==> flow/design.v <==
module my_fifo #(
                   parameter DATA_W           = 128      ,         
                   parameter DEPTH            = 16     ,         
                   parameter UPP_TH           = 4      ,         
                   parameter LOW_TH           = 2                
                )
                (
                   input                   clk         ,         
                   input                   rstn        ,         
                   input                   i_wren      ,         
                   input  [DATA_W - 1 : 0] i_wrdata    ,         
                   output                  o_alm_full  ,         
                   output                  o_full      ,         
                   input                   i_rden      ,         
                   output [DATA_W - 1 : 0] o_rddata    ,         
                   output                  o_alm_empty ,         
                   output                  o_empty               
                );
logic [DATA_W - 1        : 0] data_rg [DEPTH] ;         
logic [$clog2(DEPTH) - 1 : 0] wrptr_rg        ;         
logic [$clog2(DEPTH) - 1 : 0] rdptr_rg        ;         
logic [$clog2(DEPTH)     : 0] dcount_rg       ;         
logic                         wren_s          ;         
logic                         rden_s          ;         
logic                         full_s          ;         
logic                         empty_s         ;         
always @ (posedge clk) begin
   if (!rstn) begin      
      for (int i = 0; i < DEPTH; i++) begin
         data_rg[i] <= '0 ;
      end
      wrptr_rg  <= 0              ;
      rdptr_rg  <= 0              ;      
      dcount_rg <= 0              ;
   end
   else begin   
      if (wren_s) begin                          
         data_rg [wrptr_rg] <= i_wrdata ;         
         if (wrptr_rg == DEPTH - 1) begin
            wrptr_rg <= 0               ;         
         end
         else begin
            wrptr_rg <= wrptr_rg + 1    ;         
         end
      end
      if (rden_s) begin         
         if (rdptr_rg == DEPTH - 1) begin
            rdptr_rg <= 0               ;         
         end
         else begin
            rdptr_rg <= rdptr_rg + 1    ;         
         end
      end
      if (wren_s && !rden_s) begin                
         dcount_rg <= dcount_rg + 1 ;
      end                    
      else if (!wren_s && rden_s) begin           
         dcount_rg <= dcount_rg - 1 ;         
      end
   end
end
assign full_s      = (dcount_rg == DEPTH) ? 1'b1 : 0                ; 
assign empty_s     = (dcount_rg == 0    ) ? 1'b1 : 0                ;
assign wren_s      = i_wren & !full_s                               ;  
assign rden_s      = i_rden & !empty_s                              ;
assign o_full      = full_s                          ;
assign o_empty     = empty_s                                        ;
assign o_alm_full  = ((dcount_rg > UPP_TH) ? 1'b1 : 0)              ;
assign o_alm_empty = (dcount_rg < LOW_TH) ? 1'b1 : 0                ;  
assign o_rddata    = data_rg [rdptr_rg]                             ;   
endmodule
# ---- Reports on my_fifo
# Module my_fifo before and after one edit of its RTL, step after step.
# Lines under "orig" count in the file above, lines under "edited" in the edited file.
# "diff" is "edited" less "orig", of the values as shown; "rel_change_pct" is that difference over "orig", in percent.
# Operators: Yosys type, input widths -> output width; for muxes data width and select width s.
# The mark n/a stands for no value.
dict set report design {
  design {my_fifo}
  clk_port {clk}
  lib {sky130hd}
  pvt_corner {tt_025C_1v80}
}

# ---- The edit
# Unified diff, file above to edited file.
# This change comes from a script, not from a designer. The edited design behaves differently; no optimisation was intended.
# begin of diff
@@ -53,5 +53,5 @@
       end
       if (wren_s && !rden_s) begin                
-         dcount_rg <= dcount_rg + 1 ;
+         dcount_rg <= dcount_rg ^ 1 ;
       end                    
       else if (!wren_s && rden_s) begin           
# end of diff

# ---- Elaborated design
# Counts by Yosys on the flattened word-level netlist (proc, flatten, opt, wreduce; memories kept). Print and check cells are left out. Cells with the same type and inputs are merged into one.
# Memory sizes are those after Yosys's memory passes, which may raise the word count (mostly to a power of two), join words into wider ones and drop unused or constant bits.
# item orig edited diff rel_change_pct
set word_totals {}
lappend word_totals {reg_bits 13 13 0 0.00}
lappend word_totals {ram_bits 2048 2048 0 0.00}
lappend word_totals {mem_count 1 1 0 0.00}
lappend word_totals {inputBits 132 132 0 0.00}
lappend word_totals {output_inout_bits 132 132 0 0.00}
lappend word_totals {word_cells 40 43 3 7.50}
# item orig edited diff rel_change_pct
set classes {}
lappend classes {n_addsub 4 3 -1 -25.00}
lappend classes {compare 2 2 0 0.00}
lappend classes {equal 3 3 0 0.00}
lappend classes {muxes 17 17 0 0.00}
lappend classes {n_logic 2 4 2 100.00}
lappend classes {n_reduce_logical 8 9 1 12.50}
# op orig edited diff rel_change_pct
set op_table {}
lappend op_table {{$not 1->1} 0 2 2 n/a}
lappend op_table {{$add 5x1->5 const B} 1 0 -1 -100.00}
lappend op_table {{$reduce_and 2->1} 0 1 1 n/a}
# Operator kinds equal on both sides are left out: 15.

# ---- Depth
# Yosys ltp: most cells in a row. Word level: on the elaborated netlist, between registers, memories and ports. Mapped: between sequential cells and ports; inverters and the memories' decode and read muxes count.
# item orig edited diff rel_change_pct
set logic_depth {}
lappend logic_depth {ltp_word 8 8 0 0.00}
lappend logic_depth {abc_area 0 0 n/a n/a}
lappend logic_depth {mapped_depth 12 12 0 0.00}
lappend logic_depth {depth_no_buf 10 10 0 0.00}

# ---- Netlist
# Yosys stat after the flow's synthesis: flattened, memories mapped to cells. It holds for the ABC_AREA given above (unset counts as 0); a run with the other value may have another netlist.
# item orig edited diff rel_change_pct
set synth_totals {}
lappend synth_totals {cells 5677 5557 -120 -2.11}
lappend synth_totals {synth_area_um2 91965.7 92381.1 415.4 0.45}
lappend synth_totals {sequential_area_um2 61839.3 61839.3 0.0 0.00}
lappend synth_totals {ffs 2065 2065 0 0.00}
lappend synth_totals {n_buf 532 521 -11 -2.07}
# type orig edited diff rel_change_pct
set by_type {}
lappend by_type {sky130_fd_sc_hd__a22oi_1 216 0 -216 -100.00}
lappend by_type {sky130_fd_sc_hd__nand2_1 125 15 -110 -88.00}
lappend by_type {sky130_fd_sc_hd__buf_4 100 31 -69 -69.00}
lappend by_type {sky130_fd_sc_hd__mux2i_1 3 71 68 2266.67}
lappend by_type {sky130_fd_sc_hd__mux4_2 512 576 64 12.50}
lappend by_type {sky130_fd_sc_hd__a21oi_1 8 56 48 600.00}
lappend by_type {sky130_fd_sc_hd__a211oi_1 0 46 46 n/a}
lappend by_type {sky130_fd_sc_hd__nor2b_1 4 48 44 1100.00}
lappend by_type {sky130_fd_sc_hd__o22ai_1 40 6 -34 -85.00}
lappend by_type {sky130_fd_sc_hd__clkbuf_1 323 356 33 10.22}
lappend by_type {sky130_fd_sc_hd__clkbuf_2 0 24 24 n/a}
lappend by_type {sky130_fd_sc_hd__nor2_1 37 14 -23 -62.16}
lappend by_type {sky130_fd_sc_hd__nand2b_1 22 7 -15 -68.18}
lappend by_type {sky130_fd_sc_hd__buf_2 78 92 14 17.95}
lappend by_type {sky130_fd_sc_hd__o221ai_1 0 12 12 n/a}
lappend by_type {sky130_fd_sc_hd__buf_1 21 11 -10 -47.62}
lappend by_type {sky130_fd_sc_hd__o21ai_0 4 14 10 250.00}
lappend by_type {sky130_fd_sc_hd__and2_1 2051 2055 4 0.20}
# Cell types equal on both sides are left out: 6.
# The list need not be complete.

# ---- Path before layout
# Source: OpenSTA report_checks on the synthesized netlist (no wires, ideal clock, input and output delay 20% of the period each), path of least setup slack; recovery checks are left aside. Register names are those of the netlist, which keeps one name where synthesis merged equal registers.
# item orig edited diff rel_change_pct
set synth_path {}
lappend synth_path {kind {input to register} {input to register} n/a n/a}
lappend synth_path {from {in rstn} {in i_wren} n/a n/a}
lappend synth_path {to {mem data_rg[2][0]} {mem data_rg[4][0]} n/a n/a}
lappend synth_path {period_ns 4.5 4.5 0.0 0.00}
lappend synth_path {input_delay_ns 0.900 0.900 0.000 0.00}
lappend synth_path {setup_ns 0.510 0.793 0.283 n/a}
lappend synth_path {t_first_pin_ns 0.900 0.900 0.000 0.00}
lappend synth_path {arrival_ns 4.954 10.494 5.540 111.83}
lappend synth_path {t_required_ns 3.990 3.707 -0.283 -7.09}
lappend synth_path {setup_slack_ns -0.964 -6.787 -5.823 n/a}
lappend synth_path {path_delay_ns 4.564 10.387 5.823 127.59}
lappend synth_path {driving_pins 5 3 -2 -40.00}
lappend synth_path {n_path_buf 2 1 -1 -50.00}
lappend synth_path {synth_period_reached_ns 5.464 11.287 5.823 106.57}
# "path_delay_ns" is the arrival time less input delay plus setup time.
# "driving_pins": output pins that drive a net of the path, with the launching flip-flop's if there is one; two outputs of one cell count as two.
# "synth_period_reached_ns" = period - worst setup slack (recovery checks aside). The figure is calculated, with input and output delays left at 20% of the set period.
# The rows between start and end are the longest chain of elaborated cells between them; the timing report does not say that the signal goes this way. Where chains are equally long, one stands for them.
# Each line given opens the expression or statement behind the cell; cells for indexed reads and writes are added by Yosys, which also makes memories of some case tables.
# orig: Only ways into the end's enable, where the timed path ends, are counted here.
dict set report synth_between_orig {
  cell_sequence {sky130_fd_sc_hd__clkbuf_1 sky130_fd_sc_hd__nand2_1 sky130_fd_sc_hd__nor4_2 sky130_fd_sc_hd__buf_2 sky130_fd_sc_hd__nand2b_1}
  elab_chain_len 1
  cone_cells 3
  cone_lines 1
  classes_between {3 x mux}
}
# item line
set synth_lines_orig {}
lappend synth_lines_orig {{from (decl)} 9} ;# input                   rstn        ,
lappend synth_lines_orig {{$mux 4} 28} ;# if (!rstn) begin
lappend synth_lines_orig {{to (decl)} 19} ;# logic [DATA_W - 1        : 0] data_rg [DEPTH] ;
# edited: Only ways into the end's enable, where the timed path ends, are counted here.
dict set report synth_between_edited {
  cell_sequence {sky130_fd_sc_hd__buf_1 sky130_fd_sc_hd__nand4_2 sky130_fd_sc_hd__o21ai_0}
  elab_chain_len 3
  cone_cells 5
  cone_lines 3
  classes_between {4 x mux; 1 x logic}
}
# item line
set synth_lines_edited {}
lappend synth_lines_edited {{from (decl)} 10} ;# input                   i_wren      ,
lappend synth_lines_edited {{$and 1x1->1} 64} ;# assign wren_s      = i_wren & !full_s                               ;
lappend synth_lines_edited {{$mux 4} 37} ;# if (wren_s) begin
lappend synth_lines_edited {{$mux 4} 28} ;# if (!rstn) begin
lappend synth_lines_edited {{to (decl)} 19} ;# logic [DATA_W - 1        : 0] data_rg [DEPTH] ;

# ---- Worst path after layout
# From the final timing report of each run of set A: the path of least setup slack in the routed layout; clock arrival at registers is part of the times.
# item orig edited diff rel_change_pct
set layout_path {}
lappend layout_path {kind {register to output} {register to output} n/a n/a}
lappend layout_path {from {reg (name not given)} {reg (name not given)} n/a n/a}
lappend layout_path {to {out o_rddata[105]} {out o_rddata[118]} n/a n/a}
lappend layout_path {period_ns 4.44 4.44 0.00 0.00}
lappend layout_path {output_delay_ns 0.89 0.89 0.00 0.00}
lappend layout_path {t_first_pin_ns 0.86 0.85 -0.01 -1.16}
lappend layout_path {arrival_ns 3.50 3.50 0.00 0.00}
lappend layout_path {t_required_ns 3.55 3.55 0.00 0.00}
lappend layout_path {setup_slack_ns 0.05 0.05 0.00 n/a}
lappend layout_path {driving_pins 5 7 2 40.00}
lappend layout_path {n_path_buf 1 2 1 100.00}
dict set report layout_between_orig {
  cell_sequence {sky130_fd_sc_hd__dfxtp_4 sky130_fd_sc_hd__nand2b_1 sky130_fd_sc_hd__o22ai_1 sky130_fd_sc_hd__nor2_1 sky130_fd_sc_hd__clkdlybuf4s50_1}
}
# item line
set layout_lines_orig {}
lappend layout_lines_orig {{to (decl)} 15} ;# output [DATA_W - 1 : 0] o_rddata    ,
# orig: Chain of elaborated cells between the ends: none given.
dict set report layout_between_edited {
  cell_sequence {sky130_fd_sc_hd__dfxtp_4 sky130_fd_sc_hd__buf_12 sky130_fd_sc_hd__mux4_2 sky130_fd_sc_hd__nor2b_1 sky130_fd_sc_hd__a211oi_1 sky130_fd_sc_hd__a21oi_1 sky130_fd_sc_hd__clkdlybuf4s50_1}
}
# item line
set layout_lines_edited {}
lappend layout_lines_edited {{to (decl)} 15} ;# output [DATA_W - 1 : 0] o_rddata    ,
# edited: Chain of elaborated cells between the ends: none given.

# ---- Flow runs
# Both versions went through the flow (Yosys, OpenROAD) with the same settings in each pair. Constraints: input delay and output delay 20% of the set period each, output load 0.01 pF.
dict set report flow_settings_set_A {
  CORE_UTILIZATION 45
  PLACE_DENSITY 0.6
  period_ns 4.44
  CAP_MARGIN 20
  CORE_MARGIN 2
  SLEW_MARGIN 20
}
# item orig edited diff rel_change_pct
set measured_set_A {}
lappend measured_set_A {synthesis_area_um2 91965.7 92381.1 415.4 0.45}
lappend measured_set_A {design_die_area_um2 208000.0 208931.0 931.0 0.45}
lappend measured_set_A {final_stdcell_area_um2 104966.0 106287.0 1321.0 1.26}
lappend measured_set_A {timing.setup.ws_ns 0.053 0.050 -0.003 n/a}
lappend measured_set_A {tns_setup_ns 0.000 0.000 0.000 n/a}
lappend measured_set_A {timing.hold.ws_ns 0.440 0.490 0.050 n/a}
lappend measured_set_A {period_less_ws_ns 4.387 4.390 0.003 0.07}
dict set report flow_settings_set_B {
  CAP_MARGIN 0
  CORE_ASPECT_RATIO 0.97
  CORE_MARGIN 9
  CORE_UTILIZATION 26
  CTS_CLUSTER_SIZE 49
  GPL_ROUTABILITY_DRIVEN 0
  MIN_ROUTING_LAYER {met1}
  PLACE_DENSITY_LB_ADDON 0.15
  SETUP_SLACK_MARGIN 1.27
  SLEW_MARGIN 35
  TNS_END_PERCENT 65
  period_ns 4.64
}
# item orig edited diff rel_change_pct
set measured_set_B {}
lappend measured_set_B {synthesis_area_um2 91965.7 92381.1 415.4 0.45}
lappend measured_set_B {design_die_area_um2 375451.0 377098.0 1647.0 0.44}
lappend measured_set_B {final_stdcell_area_um2 113215.0 113460.0 245.0 0.22}
lappend measured_set_B {timing.setup.ws_ns 0.527 0.397 -0.130 n/a}
lappend measured_set_B {tns_setup_ns 0.000 0.000 0.000 n/a}
lappend measured_set_B {timing.hold.ws_ns 0.523 0.522 -0.001 n/a}
lappend measured_set_B {period_less_ws_ns 4.113 4.243 0.130 3.16}
# "period_less_ws_ns" = clock period - worst setup slack. The figure is calculated, with input and output delays left at 20% of the set period.
